==> flow/design.v <==
module DECODER_UNIT
(input wire [1:0]            alu_fun,
output reg arith_enable,logic_enable,comp_enable,shift_enable);
  always@(*)
  begin
    arith_enable = 1'b0;
    logic_enable = 1'b0;
    comp_enable = 1'b0;
    shift_enable = 1'b0;
    case(alu_fun)
      4'b00:arith_enable = 1'b1;
      4'b01:logic_enable = 1'b1;
      4'b10:comp_enable = 1'b1;
      4'b11:shift_enable = 1'b1;
      default: begin
            arith_enable = 1'b0;
            logic_enable = 1'b0;
            comp_enable =1'b 0;
            shift_enable = 1'b0;
        end
      endcase
  end
endmodule
module ARITHMATIC_UNIT#(parameter alu_width =16)
(
  input wire [alu_width-1:0]  A,B,
  input wire                  clk,rst,
  input wire arith_enable,
  input wire [1:0]            alu_fun,
  output reg                  arith_flag,carry_out,
  output reg [alu_width-1:0]  arith_out);
reg [alu_width:0] arith_out_reg;
wire carry_out_reg;
reg arith_flag_reg;  
always@(posedge clk or negedge rst)
begin
  if(!rst)
    begin
    arith_out <= 16'b0;
    carry_out <= 16'b0;
    arith_flag <= 16'b0;
    end
  else
   begin
    arith_out <= arith_out_reg[alu_width-1:0];
    carry_out <= carry_out_reg;
    arith_flag <= arith_flag_reg;
   end 
end
always@(*)
  begin
    arith_out_reg   = 1'b0  ;
    arith_flag_reg  = 1'b0 ;
      if(arith_enable)
        begin
    case(alu_fun)  
    4'b00:begin
    arith_out_reg   = A+B  ;
    arith_flag_reg  = 1'b1 ;
            end
    4'b01:begin
    arith_out_reg   = A-B  ;
    arith_flag_reg  = 1'b1 ;
           end
    4'b10:begin
    arith_out_reg   = A*B  ;
    arith_flag_reg  = 1'b1 ;
            end
    4'b11:begin
    arith_out_reg   = (B == 0) ? {1'b0, {alu_width{1'b1}}} : A/B  ;
    arith_flag_reg  = 1'b1 ;
           end
          endcase
          end    
end
assign carry_out_reg = arith_out_reg[alu_width] ;
endmodule
module LOGIC_UNIT#(parameter alu_width =16)
(
  input wire [alu_width-1:0]  A,B,
  input wire                  clk,rst,
  input wire logic_enable,
  input wire [1:0]            alu_fun,
  output reg                  logic_flag,
  output reg [alu_width-1:0]  logic_out);
reg [alu_width-1:0] logic_out_reg;
reg logic_flag_reg;
always @ (posedge clk or negedge rst)
 begin 
   if (!rst)
     begin
      logic_out  <= 'b0 ;
      logic_flag <= 'b0 ;	
	 end
   else
     begin   
      logic_out  <= logic_out_reg ;
      logic_flag <= logic_flag_reg ;
	 end
 end	
always@(*)
begin
    logic_out_reg  = 1'b0  ;
    logic_flag_reg = 1'b0 ;
    if(logic_enable)
        begin
    case(alu_fun)  
    4'b00:begin
    logic_out_reg   = A&B  ;
    logic_flag_reg  = 1'b1 ;
            end
    4'b01:begin
    logic_out_reg   = A|B  ;
    logic_flag_reg  = 1'b1 ;
           end
    4'b10:begin
    logic_out_reg   = ~(A&B) ;
    logic_flag_reg  = 1'b1 ;
            end
    4'b11:begin
    logic_out_reg   = ~(A|B) ;
    logic_flag_reg  = 1'b1 ;
           end
          endcase
          end            
end 
endmodule
module comparsion_unit#(parameter alu_width =16)
(
  input wire [alu_width-1:0]  A,B,
  input wire                  clk,rst,
  input wire comp_enable,
  input wire [1:0]            alu_fun,
  output reg                  comp_flag,
  output reg [alu_width-1:0]  comp_out);
reg comp_out_reg ;
reg  comp_flag_reg ;
always @ (posedge clk or negedge rst)
 begin 
   if (!rst)
     begin
      comp_out  <= 'b0 ;
      comp_flag <= 'b0 ;	
	 end
   else
     begin   
      comp_out  <= comp_out_reg ;
      comp_flag <= comp_flag_reg ;
	 end
 end
always@(*)
    begin
      comp_out_reg = 1'b0;
      comp_flag_reg = 1'b0;
      if(comp_enable)
        begin
  case(alu_fun)
      4'b00:begin
      comp_out_reg = 1'b0;
      comp_flag_reg = 1'b1;
      end 
      4'b01:begin
        comp_flag_reg  = 1'b1;
        if(A==B)
           begin
    comp_out_reg = 1'b1;
          end
       else
          begin
    comp_out_reg   = 1'b0;
          end
        end
    4'b10:begin
      comp_flag_reg  = 1'b1 ;
      if(A > B)
        begin
    comp_out_reg   = 1'b1;
        end
    else
        begin
    comp_out_reg   = 1'b0;
        end
        end
    4'b11:begin
      comp_flag_reg  = 1'b1;
      if(A < B)
          begin
    comp_out_reg   = 16'b1;
          end
    else
          begin
    comp_out_reg   = 1'b0;
          end
      end
   endcase
          end
   end
  endmodule
module shift_unit#(parameter alu_width =16)
(
  input wire [alu_width-1:0]  A,B,
  input wire                  clk,rst,
  input wire                shift_enable,
  input wire [1:0]            alu_fun,
  output reg                  shift_flag,
  output reg [alu_width-1:0]  shift_out);
reg [alu_width-1:0]  shift_out_reg ;
reg shift_flag_reg ;
always @ (posedge clk or negedge rst)
 begin 
   if (!rst)
     begin
      shift_out  <= 'b0 ;
      shift_flag <= 'b0 ;	
	 end
   else
     begin   
      shift_out  <= shift_out_reg ;
      shift_flag <= shift_flag_reg ;
	 end
 end
   always@(*)
begin
        shift_out_reg = 1'b0;
        shift_flag_reg = 1'b0;
      if(shift_enable)
        begin
      case(alu_fun)  
        4'b00:begin
        shift_flag_reg = 1'b1;
        shift_out_reg = A >> 1;
        end
        4'b01:begin
        shift_out_reg = A << 1;
        shift_flag_reg = 1'b1;
        end
        4'b10:begin
        shift_flag_reg = 1'b1;
        shift_out_reg = B >> 1;
         end
        4'b11:begin
        shift_flag_reg = 1'b1;
        shift_out_reg = B << 1;
        end
      endcase
end
end 
endmodule
module TOP_VIEW#(parameter alu_width =16)
(
  input wire [alu_width-1:0]    A,B,
  input wire                    clk,rst,
  input wire [3:0]              alu_fun,
  output wire                   arith_flag,carry_out,logic_flag,comp_flag,shift_flag,
  output wire [alu_width-1:0]   arith_out,logic_out,comp_out,shift_out
  );
wire                  comp_enable ;
wire                  shift_enable ;
wire                  logic_enable ;
wire                  arith_enable ;
  DECODER_UNIT U_decoder(
  .alu_fun(alu_fun[3:2]),
  .arith_enable(arith_enable),
  .logic_enable(logic_enable),
  .shift_enable(shift_enable),
  .comp_enable(comp_enable)
  );
  ARITHMATIC_UNIT U_arithmatic(
  .A(A),
  .arith_enable(arith_enable),
  .B(B),
  .clk(clk),
  .rst(rst),
  .alu_fun(alu_fun[1:0]),
  .arith_out(arith_out),
  .arith_flag(arith_flag),
  .carry_out(carry_out)
  );
   LOGIC_UNIT U_logic(
  .A(A),
  .logic_enable(logic_enable),
  .B(B),
  .clk(clk),
  .rst(rst),
  .alu_fun(alu_fun[1:0]),
  .logic_out(logic_out),
  .logic_flag(logic_flag)
   );
   comparsion_unit U_comp (
  .A(A),
  .comp_enable(comp_enable),
  .B(B),
  .clk(clk),
  .rst(rst),
  .alu_fun(alu_fun[1:0]),
  .comp_out(comp_out),
  .comp_flag(comp_flag)
  );
  shift_unit U_shift(
  .A(A),
  .shift_enable(shift_enable),
  .B(B),
  .clk(clk),
  .rst(rst),
  .alu_fun(alu_fun[1:0]),
  .shift_out(shift_out),
  .shift_flag(shift_flag)
  );
endmodule
* Step by step through the tools: TOP_VIEW
What the tools print for TOP_VIEW, step after step. Lines are those of the file above, counted from 1. Operators: Yosys type, input widths -> output width; for muxes data width and select width s. Library cell names are shortened. Not given: n/a
Inputs: design top TOP_VIEW, clock port clk, standard-cell library sky130hd, timing corner tt_025C_1v80

* Word-level counts
Yosys after proc, flatten, opt, wreduce and memory -nomap, before mapping. Enables and synchronous resets that opt folds into registers are not counted as muxes. Memory bits, and registers merged into a memory's read port (data or address), are not among the register bits. Print and check cells are not counted. Equal cells are merged and count once.
Operators by class: add/sub/neg operators 2, multiply operators 1, div/mod/pow operators 1, $lt $le $gt $ge 2, equality and inequality tests 7, muxes and demuxes 21, bitwise gates (word level) 4, reduce/logical cells 8
Operators by type and width (count):
- $div 16x16->17 | 1
- $mul 16x16->17 | 1
- $pmux 16 s4 | 2
- $pmux 17 s4 | 1
- $mux 17 | 2
- $not 16->16 | 2
- $mux 16 | 2
- $add 16x16->17 | 1
- $sub 16x16->17 | 1
- $gt 16x16->1 | 1
- $lt 16x16->1 | 1
- $eq 16x16->1 | 1
- $and 16x16->16 | 1
- $or 16x16->16 | 1
- $logic_not 16->1 | 1
- $reduce_or 3->1 | 4
- $mux 1 | 9
- $eq 2x2->1 const B | 4
- $pmux 1 s2 | 4
- $eq 2x1->1 const B | 2
- $logic_not 2->1 | 2
- $reduce_or 4->1 | 1
- $pmux 1 s4 | 1
Bit counts: bits in registers 54, output and inout port bits 69, elaborated cells 55

* Depth
Longest topological path by Yosys (ltp), each cell counted once; first at word level (registers and memories cut), then after technology mapping (sequential cells cut; the memories' decode and read muxes count).
Depth: word-level depth 4, ABC_AREA 0, mapped depth 143, depth with buffers taken out 134

* Netlist
Yosys stat after the flow's synthesis: flattened, memories mapped to cells. It holds for the ABC_AREA given above (unset counts as 0); a run with the other value may have another netlist. The area totals of this step are shown rounded.
Mapped netlist: mapped cells 2054, synthesis area 16000 um^2, sequential area 1400 um^2, mapped flip-flops 54, buffer cells 101
Cells by type:
- ha_1 | count 251, area in all 3.14E+03 um^2
- fa_1 | count 96, area in all 1.92E+03 um^2
- dfrtp_1 | count 54, area in all 1.35E+03 um^2
- xnor2_1 | count 105, area in all 919.632 um^2
- nor2_1 | count 242, area in all 908.371 um^2
- inv_1 | count 199, area in all 746.966 um^2
- nand2_1 | count 180, area in all 675.648 um^2
- a21oi_1 | count 113, area in all 565.542 um^2
- xor2_1 | count 42, area in all 367.853 um^2
- o21ai_0 | count 68, area in all 340.326 um^2
- mux4_2 | count 15, area in all 337.824 um^2
- nor3_1 | count 64, area in all 320.307 um^2
- mux2_2 | count 27, area in all 304.042 um^2
- mux2i_1 | count 28, area in all 280.269 um^2
- o21a_1 | count 37, area in all 277.766 um^2
- a21o_1 | count 36, area in all 270.259 um^2
- clkbuf_1 | count 69, area in all 258.998 um^2
- nor2b_1 | count 35, area in all 218.96 um^2
Not listed: further types 85, cells in them 393. The figures by module come from a second, unflattened synthesis with its own total; it is not the netlist above.
Second synthesis, totals: cell total of the unflattened synthesis 2031, area (unflattened synthesis) 16000 um^2
Each row is one instance without its submodules.
Modules:
- ARITHMATIC_UNIT | times used 1, cells 1837, area 14000 um^2, sequential area 450 um^2
- LOGIC_UNIT | times used 1, cells 56, area 810 um^2, sequential area 430 um^2
- shift_unit | times used 1, cells 55, area 730 um^2, sequential area 430 um^2
- comparsion_unit | times used 1, cells 79, area 630 um^2, sequential area 50 um^2
- DECODER_UNIT | times used 1, cells 4, area 26 um^2, sequential area 0.0 um^2
- TOP_VIEW | times used 1, cells 0, area 0.0 um^2, sequential area 0.0 um^2

* Path before layout
Path of least setup slack by OpenSTA after synthesis, without wires, with an ideal clock, recovery checks aside; 20% of the period is set as input and as output delay. Where synthesis merged equal registers, the netlist keeps one of their names.
Path post-synthesis: kind input to register, from input port B[0], to register U_arithmatic.arith_out[0], clock period 36.0 ns, setup time 0.124 ns, time at the first pin 7.200 ns, arrival time 35.642 ns, required time 35.876 ns, path slack 0.234 ns, path delay 28.566 ns, stages on the path 136, synthesis period reached 35.766 ns
"path delay" is the arrival time less input delay plus setup time. "stages on the path" counts driving pins, that of a launching flip-flop among them; a cell with two outputs on the path counts twice. "synthesis period reached" is the clock period less the worst setup slack; recovery checks do not enter. This is arithmetic on one report: input and output delays are still those of the set period (20% each). Between the ends stands the longest chain of elaborated cells between them, by number of cells; it is not shown to be the way that was timed. Of several equally long chains one is given. Each line given opens the expression or statement behind the cell; cells for indexed reads and writes are added by Yosys, which also makes memories of some case tables.
On the way, post-synthesis: cell sequence clkbuf_1 -> clkinv_1 -> ha_1 -> o21ai_0 -> nand2b_1 -> a31oi_1 -> nor2_1 -> ha_1 -> o21a_1 -> o22ai_1 -> or4_1 -> o31ai_1 -> ha_1 -> nor3_1 -> a211oi_1 -> nand3_1 -> mux2_2 -> ha_1 -> [100 not listed] -> a31oi_1 -> o21ai_0 -> o41a_1 -> clkbuf_1 -> nor2_1 -> a21oi_1 -> ha_1 -> nor2b_1 -> o21a_1 -> o21a_1 -> o21a_1 -> o21ai_0 -> nand2b_1 -> a21oi_1 -> nor3_1 -> a2111oi_0 -> o21ai_0 -> o31a_1, cells in the longest elaborated chain 4, elaborated cells on any way between the ends 8, those cells by class add/sub: 2; mul: 1; div: 1; mux: 3; reduce/logical: 1
RTL lines, path post-synthesis:
- start, declared | line 251 | input wire [alu_width-1:0]    A,B,
- $div 16x16->17 | line 70 | arith_out_reg   = (B == 0) ? {1'b0, {alu_width{1'b1}}} : A/B  ;
- $mux 17 | line 70
- $pmux 17 s4 | line 56 | case(alu_fun)
- $mux 17 | line 54 | if(arith_enable)
- end, assigned | line 39 | arith_out <= 16'b0;
- end, assigned | line 45 | arith_out <= arith_out_reg[alu_width-1:0];
- end, declared | line 31 | output reg [alu_width-1:0]  arith_out);

* Path in the finished layout
From the final timing report of flow run 2: the path of least setup slack in the routed layout; clock arrival at registers is part of the times.
Path post-layout: kind input to register, from input port B[9], to register U_arithmatic.arith_out[0], clock period 35.1 ns, setup time 0.11 ns, time at the first pin 7.02 ns, arrival time 34.20 ns, required time 35.29 ns, path slack 1.09 ns, stages on the path 129
Between the ends stands the longest chain of elaborated cells between them, by number of cells; it is not shown to be the way that was timed. Of several equally long chains one is given.
On the way, post-layout: cell sequence clkdlybuf4s50_1 -> nor3_4 -> and4_4 -> and4_1 -> nor2_1 -> ha_1 -> o21a_1 -> o22ai_1 -> or4_1 -> o31ai_2 -> ha_2 -> nor3_2 -> a211oi_2 -> nand3_2 -> mux2_2 -> ha_1 -> nand2_1 -> a21oi_2 -> [93 not listed] -> o21ai_0 -> nand2b_1 -> a21oi_2 -> o21ai_2 -> o41a_2 -> a21oi_1 -> ha_1 -> nor2b_1 -> o21a_1 -> o21a_1 -> o21a_1 -> o21ai_0 -> nand2b_1 -> a21oi_1 -> nor3_1 -> a2111oi_1 -> o21ai_0 -> o31a_1, cells in the longest elaborated chain 4, elaborated cells on any way between the ends 5, those cells by class div: 1; mux: 3; reduce/logical: 1
RTL lines, path post-layout:
- start, declared | line 251 | input wire [alu_width-1:0]    A,B,
- $div 16x16->17 | line 70 | arith_out_reg   = (B == 0) ? {1'b0, {alu_width{1'b1}}} : A/B  ;
- $mux 17 | line 70
- $pmux 17 s4 | line 56 | case(alu_fun)
- $mux 17 | line 54 | if(arith_enable)
- end, assigned | line 39 | arith_out <= 16'b0;
- end, assigned | line 45 | arith_out <= arith_out_reg[alu_width-1:0];
- end, declared | line 31 | output reg [alu_width-1:0]  arith_out);

==> results <==
Top module TOP_VIEW; platform sky130hd; tools Yosys and OpenROAD; 3 stored runs in no particular order. Input and output delays are each 20% of the period that was set; the output load is 0.01 pF.
"critical setup path time" = time allowed to the worst setup path (clock period - input delay - output delay, where it has them) - its slack; a late launch clock adds to it, a late capture clock takes from it.
"total design power": no workload was simulated; the value follows from the tool's default switching activity.
Measured values are rounded.

[flow run 1] flow files
==> flow/run.sh <==
#!/bin/bash
# the make line also repeats the synthesis and layout settings of config.mk as NAME=value (left out here)
make -C /OpenROAD-flow-scripts/flow DESIGN_CONFIG=/design/flow/config.mk WORK_HOME=/design/flow/orfs CLKGATE_MAP_FILE= finish
==> flow/config.mk <==
export PLATFORM = sky130hd
export DESIGN_NAME = TOP_VIEW
export DESIGN_NICKNAME = TOP_VIEW
export VERILOG_FILES = /design/flow/design.v
export SDC_FILE = /design/flow/constraint.sdc
export NUM_CORES = 4
export LEC_CHECK = 0
export CAP_MARGIN = 20
export CELL_PAD_IN_SITES_DETAIL_PLACEMENT = 2
export CELL_PAD_IN_SITES_GLOBAL_PLACEMENT = 2
export CORE_ASPECT_RATIO = 1.4
export CORE_MARGIN = 4
export CORE_UTILIZATION = 60
export CTS_CLUSTER_DIAMETER = 341
export CTS_CLUSTER_SIZE = 73
export GPL_ROUTABILITY_DRIVEN = 0
export GPL_TIMING_DRIVEN = 0
export MAX_ROUTING_LAYER = met5
export MIN_ROUTING_LAYER = met1
export PLACE_DENSITY_LB_ADDON = 0.11
export SLEW_MARGIN = 20
export TNS_END_PERCENT = 85
==> flow/constraint.sdc <==
create_clock -name core_clock -period 36.0 [get_ports {clk}]
set_input_delay 7.2000 -clock core_clock [delete_from_list [all_inputs] [get_ports {clk}]]
set_output_delay 7.2000 -clock core_clock [all_outputs]
set_load 0.01 [all_outputs]

[flow run 1] result: no results, placement failed with FLW-0024

[flow run 2] flow files
==> flow/run.sh <==
#!/bin/bash
# the make line also repeats the synthesis and layout settings of config.mk as NAME=value (left out here)
make -C /OpenROAD-flow-scripts/flow DESIGN_CONFIG=/design/flow/config.mk WORK_HOME=/design/flow/orfs CLKGATE_MAP_FILE= finish
==> flow/config.mk <==
export PLATFORM = sky130hd
export DESIGN_NAME = TOP_VIEW
export DESIGN_NICKNAME = TOP_VIEW
export VERILOG_FILES = /design/flow/design.v
export SDC_FILE = /design/flow/constraint.sdc
export NUM_CORES = 4
export LEC_CHECK = 0
export CAP_MARGIN = 20
export CORE_MARGIN = 2
export CORE_UTILIZATION = 66
export SLEW_MARGIN = 20
==> flow/constraint.sdc <==
create_clock -name core_clock -period 35.1 [get_ports {clk}]
set_input_delay 7.0200 -clock core_clock [delete_from_list [all_inputs] [get_ports {clk}]]
set_output_delay 7.0200 -clock core_clock [all_outputs]
set_load 0.01 [all_outputs]

[flow run 2] result: total design power 810 uW; area inside the die boundary 26000 um^2; Yosys chip area after synthesis 16000 um^2; final setup TNS 0.000 ns; standard-cell area after layout 19000 um^2; worst setup slack after layout 1.1 ns; utilization 0.77; critical setup path time 26.99 ns; class of the worst setup path input to register

[flow run 3] flow files
==> flow/run.sh <==
#!/bin/bash
# the make line also repeats the synthesis and layout settings of config.mk as NAME=value (left out here)
make -C /OpenROAD-flow-scripts/flow DESIGN_CONFIG=/design/flow/config.mk WORK_HOME=/design/flow/orfs CLKGATE_MAP_FILE= finish
==> flow/config.mk <==
export PLATFORM = sky130hd
export DESIGN_NAME = TOP_VIEW
export DESIGN_NICKNAME = TOP_VIEW
export VERILOG_FILES = /design/flow/design.v
export SDC_FILE = /design/flow/constraint.sdc
export NUM_CORES = 4
export LEC_CHECK = 0
export CAP_MARGIN = 20
export CELL_PAD_IN_SITES_DETAIL_PLACEMENT = 2
export CELL_PAD_IN_SITES_GLOBAL_PLACEMENT = 2
export CORE_ASPECT_RATIO = 1.4
export CORE_MARGIN = 4
export CORE_UTILIZATION = 60
export CTS_CLUSTER_DIAMETER = 341
export CTS_CLUSTER_SIZE = 73
export GPL_ROUTABILITY_DRIVEN = 0
export GPL_TIMING_DRIVEN = 0
export MAX_ROUTING_LAYER = met4
export MIN_ROUTING_LAYER = met2
export SLEW_MARGIN = 20
export TNS_END_PERCENT = 85
==> flow/constraint.sdc <==
create_clock -name core_clock -period 36.0 [get_ports {clk}]
set_input_delay 7.2000 -clock core_clock [delete_from_list [all_inputs] [get_ports {clk}]]
set_output_delay 7.2000 -clock core_clock [all_outputs]
set_load 0.01 [all_outputs]

[flow run 3] result: no results, placement failed with GPL-0301
